==> flow/design.v <==
module router_top (
    input clock,
    input resetn,
    input packet_valid,
    input [7:0] data_in,
    input read_enb_0, read_enb_1, read_enb_2,
    output [7:0] data_out_0, data_out_1, data_out_2,
    output vld_out_0, vld_out_1, vld_out_2,
    output err,
    output busy
);
    wire [7:0] dout;
    wire [2:0] write_enb;
    wire [2:0] soft_reset;
    wire write_enb_reg;
    wire [2:0] read_enb;
    wire [2:0] empty;
    wire [2:0] full;
    wire lfd_state;
    wire detect_add;
    wire ld_state;
    wire laf_state;
    wire full_state;
    wire fifo_full;
    wire rst_int_reg;
    wire parity_done;
    wire low_packet_valid;
    assign read_enb = {read_enb_2, read_enb_1, read_enb_0};
    router_fsm FSM (.clock(clock), .resetn(resetn), .packet_valid(packet_valid), .data_in(data_in), .parity_done(parity_done), .soft_reset_0(soft_reset[0]), .soft_reset_1(soft_reset[1]), .soft_reset_2(soft_reset[2]), .fifo_full(fifo_full), .low_packet_valid(low_packet_valid), .fifo_empty_0(empty[0]), .fifo_empty_1(empty[1]), .fifo_empty_2(empty[2]), .detect_add(detect_add), .ld_state(ld_state), .laf_state(laf_state), .lfd_state(lfd_state), .full_state(full_state), .write_enb_reg(write_enb_reg), .rst_int_reg(rst_int_reg), .busy(busy));
    router_register REG (.clock(clock), .resetn(resetn), .packet_valid(packet_valid), .data_in(data_in), .fifo_full(fifo_full), .detect_add(detect_add), .ld_state(ld_state), .laf_state(laf_state), .full_state(full_state), .lfd_state(lfd_state), .rst_int_reg(rst_int_reg), .err(err), .parity_done(parity_done), .low_packet_valid(low_packet_valid), .dout(dout));
    router_sync SYNC (.clock(clock), .resetn(resetn), .data_in(data_in), .detect_add(detect_add), .write_enb_reg(write_enb_reg), .read_enb_0(read_enb_0), .read_enb_1(read_enb_1), .read_enb_2(read_enb_2), .write_enb(write_enb), .fifo_full(fifo_full), .full_0(full[0]), .full_1(full[1]), .full_2(full[2]), .empty_0(empty[0]), .empty_1(empty[1]), .empty_2(empty[2]), .soft_reset_0(soft_reset[0]), .soft_reset_1(soft_reset[1]), .soft_reset_2(soft_reset[2]), .vld_out_0(vld_out_0), .vld_out_1(vld_out_1), .vld_out_2(vld_out_2));
    router_fifo FIFO0 (.clock(clock), .resetn(resetn), .soft_reset(soft_reset[0]), .write_enb(write_enb[0]), .read_enb(read_enb[0]), .data_in({lfd_state, dout}), .lfd_state(lfd_state), .full(full[0]), .empty(empty[0]), .data_out(data_out_0));
    router_fifo FIFO1 (.clock(clock), .resetn(resetn), .soft_reset(soft_reset[1]), .write_enb(write_enb[1]), .read_enb(read_enb[1]), .data_in({lfd_state, dout}), .lfd_state(lfd_state), .full(full[1]), .empty(empty[1]), .data_out(data_out_1));
    router_fifo FIFO2 (.clock(clock), .resetn(resetn), .soft_reset(soft_reset[2]), .write_enb(write_enb[2]), .read_enb(read_enb[2]), .data_in({lfd_state, dout}), .lfd_state(lfd_state), .full(full[2]), .empty(empty[2]), .data_out(data_out_2));
endmodule
module router_fsm (
    input clock, resetn,
    input packet_valid,
    input [7:0] data_in,
    input fifo_full, fifo_empty_0, fifo_empty_1, fifo_empty_2,
    input soft_reset_0, soft_reset_1, soft_reset_2,
    input parity_done, low_packet_valid,
    output reg detect_add, ld_state, laf_state, lfd_state, full_state,
    output reg write_enb_reg, rst_int_reg, busy
);
    parameter DECODE_ADDRESS = 3'b000,
              LOAD_FIRST_DATA = 3'b001,
              LOAD_DATA = 3'b010,
              LOAD_PARITY = 3'b011,
              FIFO_FULL_STATE = 3'b100,
              LOAD_AFTER_FULL = 3'b101,
              DECODE_ADDRESS_WAIT = 3'b110,
              CHECK_PARITY_ERROR = 3'b111;
    reg [2:0] state, next_state;
    reg [1:0] addr;
    always @(posedge clock) begin
        if (~resetn)
            state <= DECODE_ADDRESS;
        else if ((soft_reset_0 && addr == 2'b00) ||
                 (soft_reset_1 && addr == 2'b01) ||
                 (soft_reset_2 && addr == 2'b10))
            state <= DECODE_ADDRESS;
        else
            state <= next_state;
    end
    always @(posedge clock) begin
        if (~resetn)
            addr <= 2'b00;
        else if (detect_add)
            addr <= data_in[1:0];
    end
    always @(*) begin
        next_state = state;
        case (state)
            DECODE_ADDRESS: begin
                if ((packet_valid && (data_in[1:0] == 2'b00) && fifo_empty_0) ||
                    (packet_valid && (data_in[1:0] == 2'b01) && fifo_empty_1) ||
                    (packet_valid && (data_in[1:0] == 2'b10) && fifo_empty_2))
                    next_state = LOAD_FIRST_DATA;
                else if ((packet_valid && (data_in[1:0] == 2'b00) && ~fifo_empty_0) ||
                         (packet_valid && (data_in[1:0] == 2'b01) && ~fifo_empty_1) ||
                         (packet_valid && (data_in[1:0] == 2'b10) && ~fifo_empty_2))
                    next_state = DECODE_ADDRESS_WAIT;
            end
            DECODE_ADDRESS_WAIT: begin
                if ((addr == 2'b00 && fifo_empty_0) ||
                    (addr == 2'b01 && fifo_empty_1) ||
                    (addr == 2'b10 && fifo_empty_2))
                    next_state = LOAD_FIRST_DATA;
            end
            LOAD_FIRST_DATA: begin
                if (fifo_full)
                    next_state = FIFO_FULL_STATE;
                else
                    next_state = LOAD_DATA;
            end
            LOAD_DATA: begin
                if (fifo_full)
                    next_state = FIFO_FULL_STATE;
                else if (~packet_valid)
                    next_state = LOAD_PARITY;
            end
            LOAD_PARITY: begin
                next_state = CHECK_PARITY_ERROR;
            end
            FIFO_FULL_STATE: begin
                if (~fifo_full)
                    next_state = LOAD_AFTER_FULL;
            end
            LOAD_AFTER_FULL: begin
                if (~parity_done && low_packet_valid)
                    next_state = LOAD_PARITY;
                else if (~parity_done && ~low_packet_valid)
                    next_state = LOAD_DATA;
                else if (parity_done)
                    next_state = DECODE_ADDRESS;
            end
            CHECK_PARITY_ERROR: begin
                if (~fifo_full)
                    next_state = DECODE_ADDRESS;
                else
                    next_state = FIFO_FULL_STATE;
            end
        endcase
    end
    always @(*) begin
        detect_add = 0;
        ld_state = 0;
        laf_state = 0;
        lfd_state = 0;
        full_state = 0;
        write_enb_reg = 0;
        rst_int_reg = 0;
        busy = 0;
        case (state)
            DECODE_ADDRESS: begin
                detect_add = 1;
            end
            DECODE_ADDRESS_WAIT: begin
                detect_add = 1;
            end
            LOAD_FIRST_DATA: begin
                lfd_state = 1;
                busy = 1;
            end
            LOAD_DATA: begin
                ld_state = 1;
                write_enb_reg = 1;
                busy = 1;
            end
            LOAD_PARITY: begin
                busy = 1;
            end
            FIFO_FULL_STATE: begin
                full_state = 1;
                busy = 1;
            end
            LOAD_AFTER_FULL: begin
                laf_state = 1;
                busy = 1;
            end
            CHECK_PARITY_ERROR: begin
                rst_int_reg = 1;
                busy = 1;
            end
        endcase
    end
endmodule
module router_register (
    input clock, resetn, packet_valid,
    input [7:0] data_in,
    input fifo_full, detect_add, ld_state, laf_state, full_state, lfd_state, rst_int_reg,
    output reg err, parity_done, low_packet_valid,
    output reg [7:0] dout
);
    reg [7:0] hold_header_byte, fifo_full_header_byte, internal_parity, packet_parity_byte;
    reg [7:0] fifo_full_data_reg;  
    reg [5:0] count;  
    always @(posedge clock) begin
        if (~resetn)
            hold_header_byte <= 8'b0;
        else if (detect_add && packet_valid)
            hold_header_byte <= data_in;
    end
    always @(posedge clock) begin
        if (~resetn)
            fifo_full_header_byte <= 8'b0;
        else if (detect_add && packet_valid)
            fifo_full_header_byte <= data_in;
    end
    always @(posedge clock) begin
        if (~resetn)
            fifo_full_data_reg <= 8'b0;
        else if (ld_state && fifo_full)
            fifo_full_data_reg <= data_in;
    end
    always @(*) begin
        if (lfd_state)
            dout = hold_header_byte;
        else if (ld_state && ~fifo_full)
            dout = data_in;
        else if (ld_state && fifo_full)
            dout = fifo_full_data_reg;
        else if (laf_state)
            dout = fifo_full_header_byte;
        else
            dout = 8'b0;
    end
    always @(posedge clock) begin
        if (~resetn)
            internal_parity <= 8'b0;
        else if (detect_add)
            internal_parity <= 8'b0;
        else if (lfd_state && packet_valid)
            internal_parity <= internal_parity ^ hold_header_byte;
        else if (ld_state && packet_valid && ~full_state)
            internal_parity <= internal_parity ^ data_in;
    end
    always @(posedge clock) begin
        if (~resetn)
            packet_parity_byte <= 8'b0;
        else if (detect_add && packet_valid)
            packet_parity_byte <= 8'b0;
        else if ((ld_state && ~packet_valid) || (laf_state && ~packet_valid && ~parity_done))
            packet_parity_byte <= data_in;
    end
    always @(posedge clock) begin
        if (~resetn)
            count <= 6'b0;
        else if (detect_add)
            count <= data_in[7:2];  
        else if (ld_state && packet_valid)
            count <= count - 1;
    end
    always @(posedge clock) begin
        if (~resetn)
            low_packet_valid <= 0;
        else
            low_packet_valid <= ~packet_valid;
    end
    always @(posedge clock) begin
        if (~resetn)
            parity_done <= 0;
        else if (detect_add)
            parity_done <= 0;
        else if ((count == 0) && (ld_state || laf_state) && (~packet_valid))
            parity_done <= 1;
    end
    always @(posedge clock) begin
        if (~resetn)
            err <= 0;
        else if (rst_int_reg)
            err <= 0;
        else if (parity_done)
            err <= (internal_parity != packet_parity_byte);
    end
endmodule
module router_sync (
    input clock, resetn,
    input [7:0] data_in,
    input detect_add, write_enb_reg,
    input read_enb_0, read_enb_1, read_enb_2,
    input empty_0, empty_1, empty_2,
    input full_0, full_1, full_2,
    output reg [2:0] write_enb,
    output reg fifo_full,
    output reg vld_out_0, vld_out_1, vld_out_2,
    output reg soft_reset_0, soft_reset_1, soft_reset_2
);
    reg [1:0] internal_addr;
    reg [4:0] timer_0, timer_1, timer_2;  
    always @(posedge clock) begin
        if (~resetn)
            internal_addr <= 2'b0;
        else if (detect_add)
            internal_addr <= data_in[1:0];
    end
    always @(*) begin
        case (internal_addr)
            2'b00: write_enb = {2'b0, write_enb_reg};
            2'b01: write_enb = {1'b0, write_enb_reg, 1'b0};
            2'b10: write_enb = {write_enb_reg, 2'b0};
            default: write_enb = 3'b0;
        endcase
    end
    always @(*) begin
        case (internal_addr)
            2'b00: fifo_full = full_0;
            2'b01: fifo_full = full_1;
            2'b10: fifo_full = full_2;
            default: fifo_full = 0;
        endcase
    end
    always @(posedge clock) begin
        if (~resetn) begin
            vld_out_0 <= 0;
            timer_0 <= 0;
            soft_reset_0 <= 0;
        end else begin
            if (~empty_0)
                vld_out_0 <= 1;
            else
                vld_out_0 <= 0;
            if (vld_out_0 && ~read_enb_0)
                timer_0 <= timer_0 + 1;
            else
                timer_0 <= 0;
            if (timer_0 == 29) begin
                soft_reset_0 <= 1;
                vld_out_0 <= 0;
                timer_0 <= 0;
            end else
                soft_reset_0 <= 0;
        end
    end
    always @(posedge clock) begin
        if (~resetn) begin
            vld_out_1 <= 0;
            timer_1 <= 0;
            soft_reset_1 <= 0;
        end else begin
            if (~empty_1)
                vld_out_1 <= 1;
            else
                vld_out_1 <= 0;
            if (vld_out_1 && ~read_enb_1)
                timer_1 <= timer_1 + 1;
            else
                timer_1 <= 0;
            if (timer_1 == 29) begin
                soft_reset_1 <= 1;
                vld_out_1 <= 0;
                timer_1 <= 0;
            end else
                soft_reset_1 <= 0;
        end
    end
    always @(posedge clock) begin
        if (~resetn) begin
            vld_out_2 <= 0;
            timer_2 <= 0;
            soft_reset_2 <= 0;
        end else begin
            if (~empty_2)
                vld_out_2 <= 1;
            else
                vld_out_2 <= 0;
            if (vld_out_2 && ~read_enb_2)
                timer_2 <= timer_2 + 1;
            else
                timer_2 <= 0;
            if (timer_2 == 29) begin
                soft_reset_2 <= 1;
                vld_out_2 <= 0;
                timer_2 <= 0;
            end else
                soft_reset_2 <= 0;
        end
    end
endmodule
module router_fifo (
    input clock, resetn, soft_reset,
    input write_enb, read_enb, lfd_state,
    input [8:0] data_in,  
    output reg [7:0] data_out,  
    output reg full, empty
);
    reg [8:0] mem [15:0];  
    reg [3:0] wr_ptr, rd_ptr;  
    reg [4:0] count;  
    always @(posedge clock) begin
        if (~resetn || soft_reset)
            wr_ptr <= 0;
        else if (write_enb && ~full)
            wr_ptr <= wr_ptr + 1;
    end
    always @(posedge clock) begin
        if (~resetn || soft_reset)
            rd_ptr <= 0;
        else if (read_enb && ~empty)
            rd_ptr <= rd_ptr + 1;
    end
    always @(posedge clock) begin
        if (~resetn || soft_reset)
            count <= 0;
        else begin
            case ({write_enb & ~full, read_enb & ~empty})
                2'b10: count <= count + 1;
                2'b01: count <= count - 1;
                default: count <= count;
            endcase
        end
    end
    always @(*) begin
        full = (count == 16);
        empty = (count == 0);
    end
    always @(posedge clock) begin
        if (write_enb && ~full)
            mem[wr_ptr] <= data_in;
    end
    always @(posedge clock) begin
        if (~resetn)
            data_out <= 8'b0;
        else if (soft_reset)
            data_out <= 8'b0;
        else if (read_enb && ~empty)
            data_out <= mem[rd_ptr][7:0];
        else if (empty)
            data_out <= 8'b0;
    end
endmodule
# Tool chain data of router_top
# The steps from the RTL of router_top to its reports follow in flow order.
# Lines are those of the file above, counted from 1.
# Cell names lack the library's common part.
# A cell with n/a has no value.
dict set report design {
  design {router_top}
  clock {clock}
  library {sky130hd}
  pvt_corner {tt_025C_1v80}
}

# Elaborated design
# Source: Yosys, flattened and elaborated, memories not mapped. Widths are those after wreduce. Print and check cells do not count. Equal cells are merged and count once.
# Yosys's memory passes give these memory sizes; they may raise the number of words (mostly to a power of two), join words into wider ones and drop unused or constant bits.
dict set report classes {
  muxes 54
  n_logic 26
  add_sub_neg 16
  n_reduce_logical 79
  n_eq 29
}
# cell n
set ops {}
lappend ops {{two-way mux 8 bit} 12}
lappend ops {{two-way mux 3 bit} 13}
lappend ops {{logical AND 1 bit} 37}
lappend ops {{two-way mux 4 bit} 9}
lappend ops {{adder 5 x 1 -> 5 bit with constant B} 6}
lappend ops {{equality test 5 bit with constant B} 6}
lappend ops {{case mux 5 bit (select 2 bit)} 3}
lappend ops {{two-way mux 9 bit} 3}
lappend ops {{adder 4 x 1 -> 4 bit with constant B} 6}
lappend ops {{case mux 3 bit (select 8 bit)} 1}
lappend ops {{OR reduction 2 bit} 10}
lappend ops {{inverter 1 bit} 18}
lappend ops {{nonzero test 2 bit} 8}
lappend ops {{bitwise XOR 8 bit} 2}
lappend ops {{subtractor 5 x 1 -> 5 bit with constant B} 3}
lappend ops {{logical NOT 5 bit} 3}
lappend ops {{logical OR 1 bit} 13}
lappend ops {{equality test 3 bit with constant B} 4}
lappend ops {{two-way mux 6 bit} 2}
lappend ops {{equality test 2 x 1 -> 1 bit with constant B} 5}
lappend ops {{equality test 2 bit with constant B} 5}
lappend ops {{OR reduction 3 bit} 3}
lappend ops {{case mux 3 bit (select 3 bit)} 1}
lappend ops {{two-way mux 1 bit} 9}
lappend ops {{inequality test 8 bit} 1}
lappend ops {{AND 1 bit} 6}
lappend ops {{equality test 3 x 2 -> 1 bit with constant B} 2}
lappend ops {{subtractor 6 x 1 -> 6 bit with constant B} 1}
# Other operator kinds: 11; their cells: 12.
dict set report word_totals {
  ram_bits 432
  output_inout_bits 29
  rom_bits 64
  clocked_rd_ports_x_width 35
  reg_bits 130
  inputBits 14
  elab_cells 239
  memories 4
}
# memory words width rd wr line
set memory_table {}
lappend memory_table {FIFO0.mem 16 9 1 1 368} ;# reg [8:0] mem [15:0];
lappend memory_table {FIFO1.mem 16 9 1 1 368}
lappend memory_table {FIFO2.mem 16 9 1 1 368}
lappend memory_table {{(no name shown)} 8 8 1 0 135} ;# case (state)

# Depth
# Depth = most cells in a row (Yosys ltp): at word level without a register or memory, in the mapped netlist without a sequential cell, where the memories' decode and read muxes count.
dict set report logic_depth {
  word_depth 10
  abc_area 0
  ltp_mapped 14
  depth_no_buf 13
}

# Netlist
# The flow's flattened synthesis, as Yosys stat reports it; memories are mapped. The netlist is that of the ABC_AREA named above (0 if unset); the other value can give another one.
# type n type_area_um2
set by_type {}
lappend by_type {edfxtp_1 384 1.15E+04}
lappend by_type {dfxtp_1 149 2.98E+03}
lappend by_type {mux4_2 120 2.7E+03}
lappend by_type {nor2_1 172 645.619}
lappend by_type {mux2i_1 49 490.47}
lappend by_type {ha_1 34 425.408}
lappend by_type {xor2_1 37 324.061}
lappend by_type {a21oi_1 47 235.226}
lappend by_type {nand2_1 54 202.694}
lappend by_type {xnor2_1 23 201.443}
lappend by_type {clkbuf_1 45 168.912}
lappend by_type {nand3_1 27 135.13}
lappend by_type {inv_1 28 105.101}
lappend by_type {nand2b_1 15 93.84}
lappend by_type {nor3_1 16 80.077}
lappend by_type {o21ai_0 14 70.067}
lappend by_type {nand4_1 11 68.816}
lappend by_type {a21o_1 8 60.058}
# Other cell types: 36; their cells: 89.
dict set report synth_totals {
  cells 1322
  seq_area_mm2 0.0145139
  flip_flops 533
  buffers 67
  area_mm2 0.0212967
}
# The figures by module come from a second, unflattened synthesis with its own total; it is not the netlist above.
dict set report unflattened {
  hier_cells 1401
  area_unflattened_mm2 0.0221287
}
# Rows give one instance, submodules left out.
# mod instances seq_area_mm2 cells mod_area_mm2
set modules {}
lappend modules {router_fifo 3 0.0043442 336 0.0061659}
lappend modules {router_register 1 0.0008208 228 0.0019744}
lappend modules {router_sync 1 0.0004604 88 0.0008884}
lappend modules {router_fsm 1 0.0002402 77 0.0007682}
lappend modules {router_top 1 0 0 0}

# Worst setup path after synthesis
# Path of least setup slack by OpenSTA after synthesis, without wires, with an ideal clock, recovery checks aside; 20% of the period is set as input and as output delay. Where synthesis merged equal registers, the netlist keeps one of their names.
dict set report synth_timing {
  path_kind {reg-to-reg}
  startpoint {register FIFO1.count[0]}
  endpoint {memory FIFO0.mem[0][5]}
  t_first_pin_ns 0.000
  n_path_buf 2
  arrival_time_ns 3.422
  t_required_ns 4.422
  stages 8
  delay_ns 4.000
  setup_time_ns 0.578
  clock_period_ns 5.0
  setup_slack_ns 1.001
  synth_period_reached_ns 3.999
}
# "delay_ns" = arrival - input delay + setup time.
# "stages" counts driving pins, that of a launching flip-flop among them; a cell with two outputs on the path counts twice.
# "synth_period_reached_ns" = period - worst setup slack (recovery checks aside). The figure is calculated, with input and output delays left at 20% of the set period.
# Between the ends stands the longest chain of elaborated cells between them, by number of cells; it is not shown to be the way that was timed. Of several equally long chains one is given.
# Each line given opens the expression or statement behind the cell; cells for indexed reads and writes are added by Yosys, which also makes memories of some case tables.
# At most two assigning lines are given for a register; there are more.
dict set report synth_between {
  path_cell_list {dfxtp_1 > nor4_2 > a32oi_1 > nand2_1 > buf_6 > buf_2 > mux2i_1 > o21ai_0}
  elab_chain_len 7
  cells_between 9
  cone_classes {1 x eq/ne; 5 x mux; 1 x logic; 2 x reduce/logical}
}
# item line
set synth_rtl {}
lappend synth_rtl {{start, declared} 370} ;# reg [4:0] count;
lappend synth_rtl {{start, assigned} 388} ;# 2'b10: count <= count + 1;
lappend synth_rtl {{start, assigned} 389} ;# 2'b01: count <= count - 1;
lappend synth_rtl {{equality test 5 bit} 395} ;# full = (count == 16);
lappend synth_rtl {{case mux 1 bit (select 3 bit)} 287} ;# case (internal_addr)
lappend synth_rtl {{logical AND 1 bit} 202} ;# else if (ld_state && fifo_full)
lappend synth_rtl {{two-way mux 8 bit} 202}
lappend synth_rtl {{two-way mux 8 bit} 200} ;# else if (ld_state && ~fifo_full)
lappend synth_rtl {{two-way mux 8 bit} 198} ;# if (lfd_state)
lappend synth_rtl {{two-way mux 9 bit} 399} ;# if (write_enb && ~full)
lappend synth_rtl {{end, declared} 368} ;# reg [8:0] mem [15:0];

# Worst path after layout
# Path of least setup slack in the final report of record 2 (OpenROAD, finished layout, wires in). Where an end is a register, its clock arrival counts in the times.
dict set report layout_timing {
  path_kind {reg-to-reg}
  startpoint {register (name not given)}
  endpoint {register FIFO0.count[4]}
  t_required_ns 5.52
  setup_time_ns 0.07
  clock_period_ns 5.0
  setup_slack_ns 1.60
  n_path_buf 1
  arrival_time_ns 3.92
  t_first_pin_ns 0.60
  stages 14
}
# At most two assigning lines are given for a register; there are more.
dict set report layout_between {
  path_cell_list {dfxtp_1 > clkbuf_1 > inv_1 > a2111oi_4 > inv_1 > ha_1 > inv_1 > fa_1 > inv_1 > a21o_1 > a21oi_1 > xnor2_1 > or3_1 > a21oi_1}
}
# item line
set layout_rtl {}
lappend layout_rtl {{end, assigned} 388} ;# 2'b10: count <= count + 1;
lappend layout_rtl {{end, assigned} 389} ;# 2'b01: count <= count - 1;
lappend layout_rtl {{end, declared} 370} ;# reg [4:0] count;
# Chain of elaborated cells between the ends: none given.

# Module router_top, platform sky130hd: 4 stored runs of the flow (Yosys, OpenROAD) with differing settings, in no particular order. Input and output delays are each 20% of the period that was set; the output load is 0.01 pF.
# "achievedPeriod_ns" means the clock period less the worst setup slack. The figure is calculated, with input and output delays left at 20% of the set period.
# By "timing.worst_path_ns" is meant the share of the clock period that the worst setup path is allowed (20% is reserved at inputs, 20% at outputs), minus its slack. Clock arrival times at its registers enter into it.
# "design_power_uw": no workload was simulated; the value follows from the tool's default switching activity.
run="record 1" settings ABC_AREA=1 CAP_MARGIN=20 CELL_PAD_IN_SITES_DETAIL_PLACEMENT=2 CELL_PAD_IN_SITES_GLOBAL_PLACEMENT=1 CORE_ASPECT_RATIO=1.03 CORE_UTILIZATION=56 CTS_CLUSTER_DIAMETER=266 CTS_CLUSTER_SIZE=44 GPL_TIMING_DRIVEN=1 MAX_ROUTING_LAYER="met4" MIN_ROUTING_LAYER="met1" PLACE_DENSITY_LB_ADDON=0.12 TNS_END_PERCENT=95 period_ns=3.25 CORE_MARGIN=2 SLEW_MARGIN=20
run="record 1" outcome="did not finish, placement stopped with DPL-0033"
run="record 2" settings CELL_PAD_IN_SITES_GLOBAL_PLACEMENT=3 CORE_MARGIN=8 CTS_CLUSTER_DIAMETER=312 GPL_ROUTABILITY_DRIVEN=0 GPL_TIMING_DRIVEN=0 MAX_ROUTING_LAYER="met4" period_ns=5.0 CAP_MARGIN=20 CORE_UTILIZATION=40 SLEW_MARGIN=20
run="record 2" results timing.worst_path_ns=3.40 path_kind="reg-to-reg" timing.setup.ws_ns=1.604 layout_utilization_pct=47.1 finish.stdcell_area_mm2=0.0248251 yosys.chip_area_mm2=0.0212967 design_power_uw=11346 tns_ns=0.000 holdWs_ns=0.414 total_die_area_mm2=0.0608806 achievedPeriod_ns=3.396
run="record 3" settings CAP_MARGIN=0 CELL_PAD_IN_SITES_GLOBAL_PLACEMENT=0 CORE_ASPECT_RATIO=1.15 CORE_MARGIN=3 CTS_CLUSTER_DIAMETER=305 CTS_CLUSTER_SIZE=46 GPL_ROUTABILITY_DRIVEN=1 GPL_TIMING_DRIVEN=0 MAX_ROUTING_LAYER="met5" PLACE_DENSITY=0.71 TNS_END_PERCENT=95 period_ns=2.16 CORE_UTILIZATION=40 SLEW_MARGIN=20
run="record 3" results timing.worst_path_ns=2.58 path_kind="reg-to-reg" timing.setup.ws_ns=-0.420 layout_utilization_pct=47.7 finish.stdcell_area_mm2=0.0250665 yosys.chip_area_mm2=0.0212967 design_power_uw=22490 tns_ns=-119.588 holdWs_ns=0.157 total_die_area_mm2=0.0560521 achievedPeriod_ns=2.580
run="record 4" settings CELL_PAD_IN_SITES_DETAIL_PLACEMENT=2 CELL_PAD_IN_SITES_GLOBAL_PLACEMENT=3 CORE_UTILIZATION=56 CTS_CLUSTER_DIAMETER=343 CTS_CLUSTER_SIZE=44 GPL_TIMING_DRIVEN=0 HOLD_SLACK_MARGIN=-0.05 MIN_ROUTING_LAYER="met2" SETUP_SLACK_MARGIN=-0.29 TNS_END_PERCENT=95 period_ns=3.25 CAP_MARGIN=20 CORE_MARGIN=2 SLEW_MARGIN=20
run="record 4" results timing.worst_path_ns=3.70 path_kind="reg-to-reg" timing.setup.ws_ns=-0.447 layout_utilization_pct=62.0 finish.stdcell_area_mm2=0.0233036 yosys.chip_area_mm2=0.0212967 design_power_uw=15258 tns_ns=-45.214 holdWs_ns=0.345 total_die_area_mm2=0.039605 achievedPeriod_ns=3.697
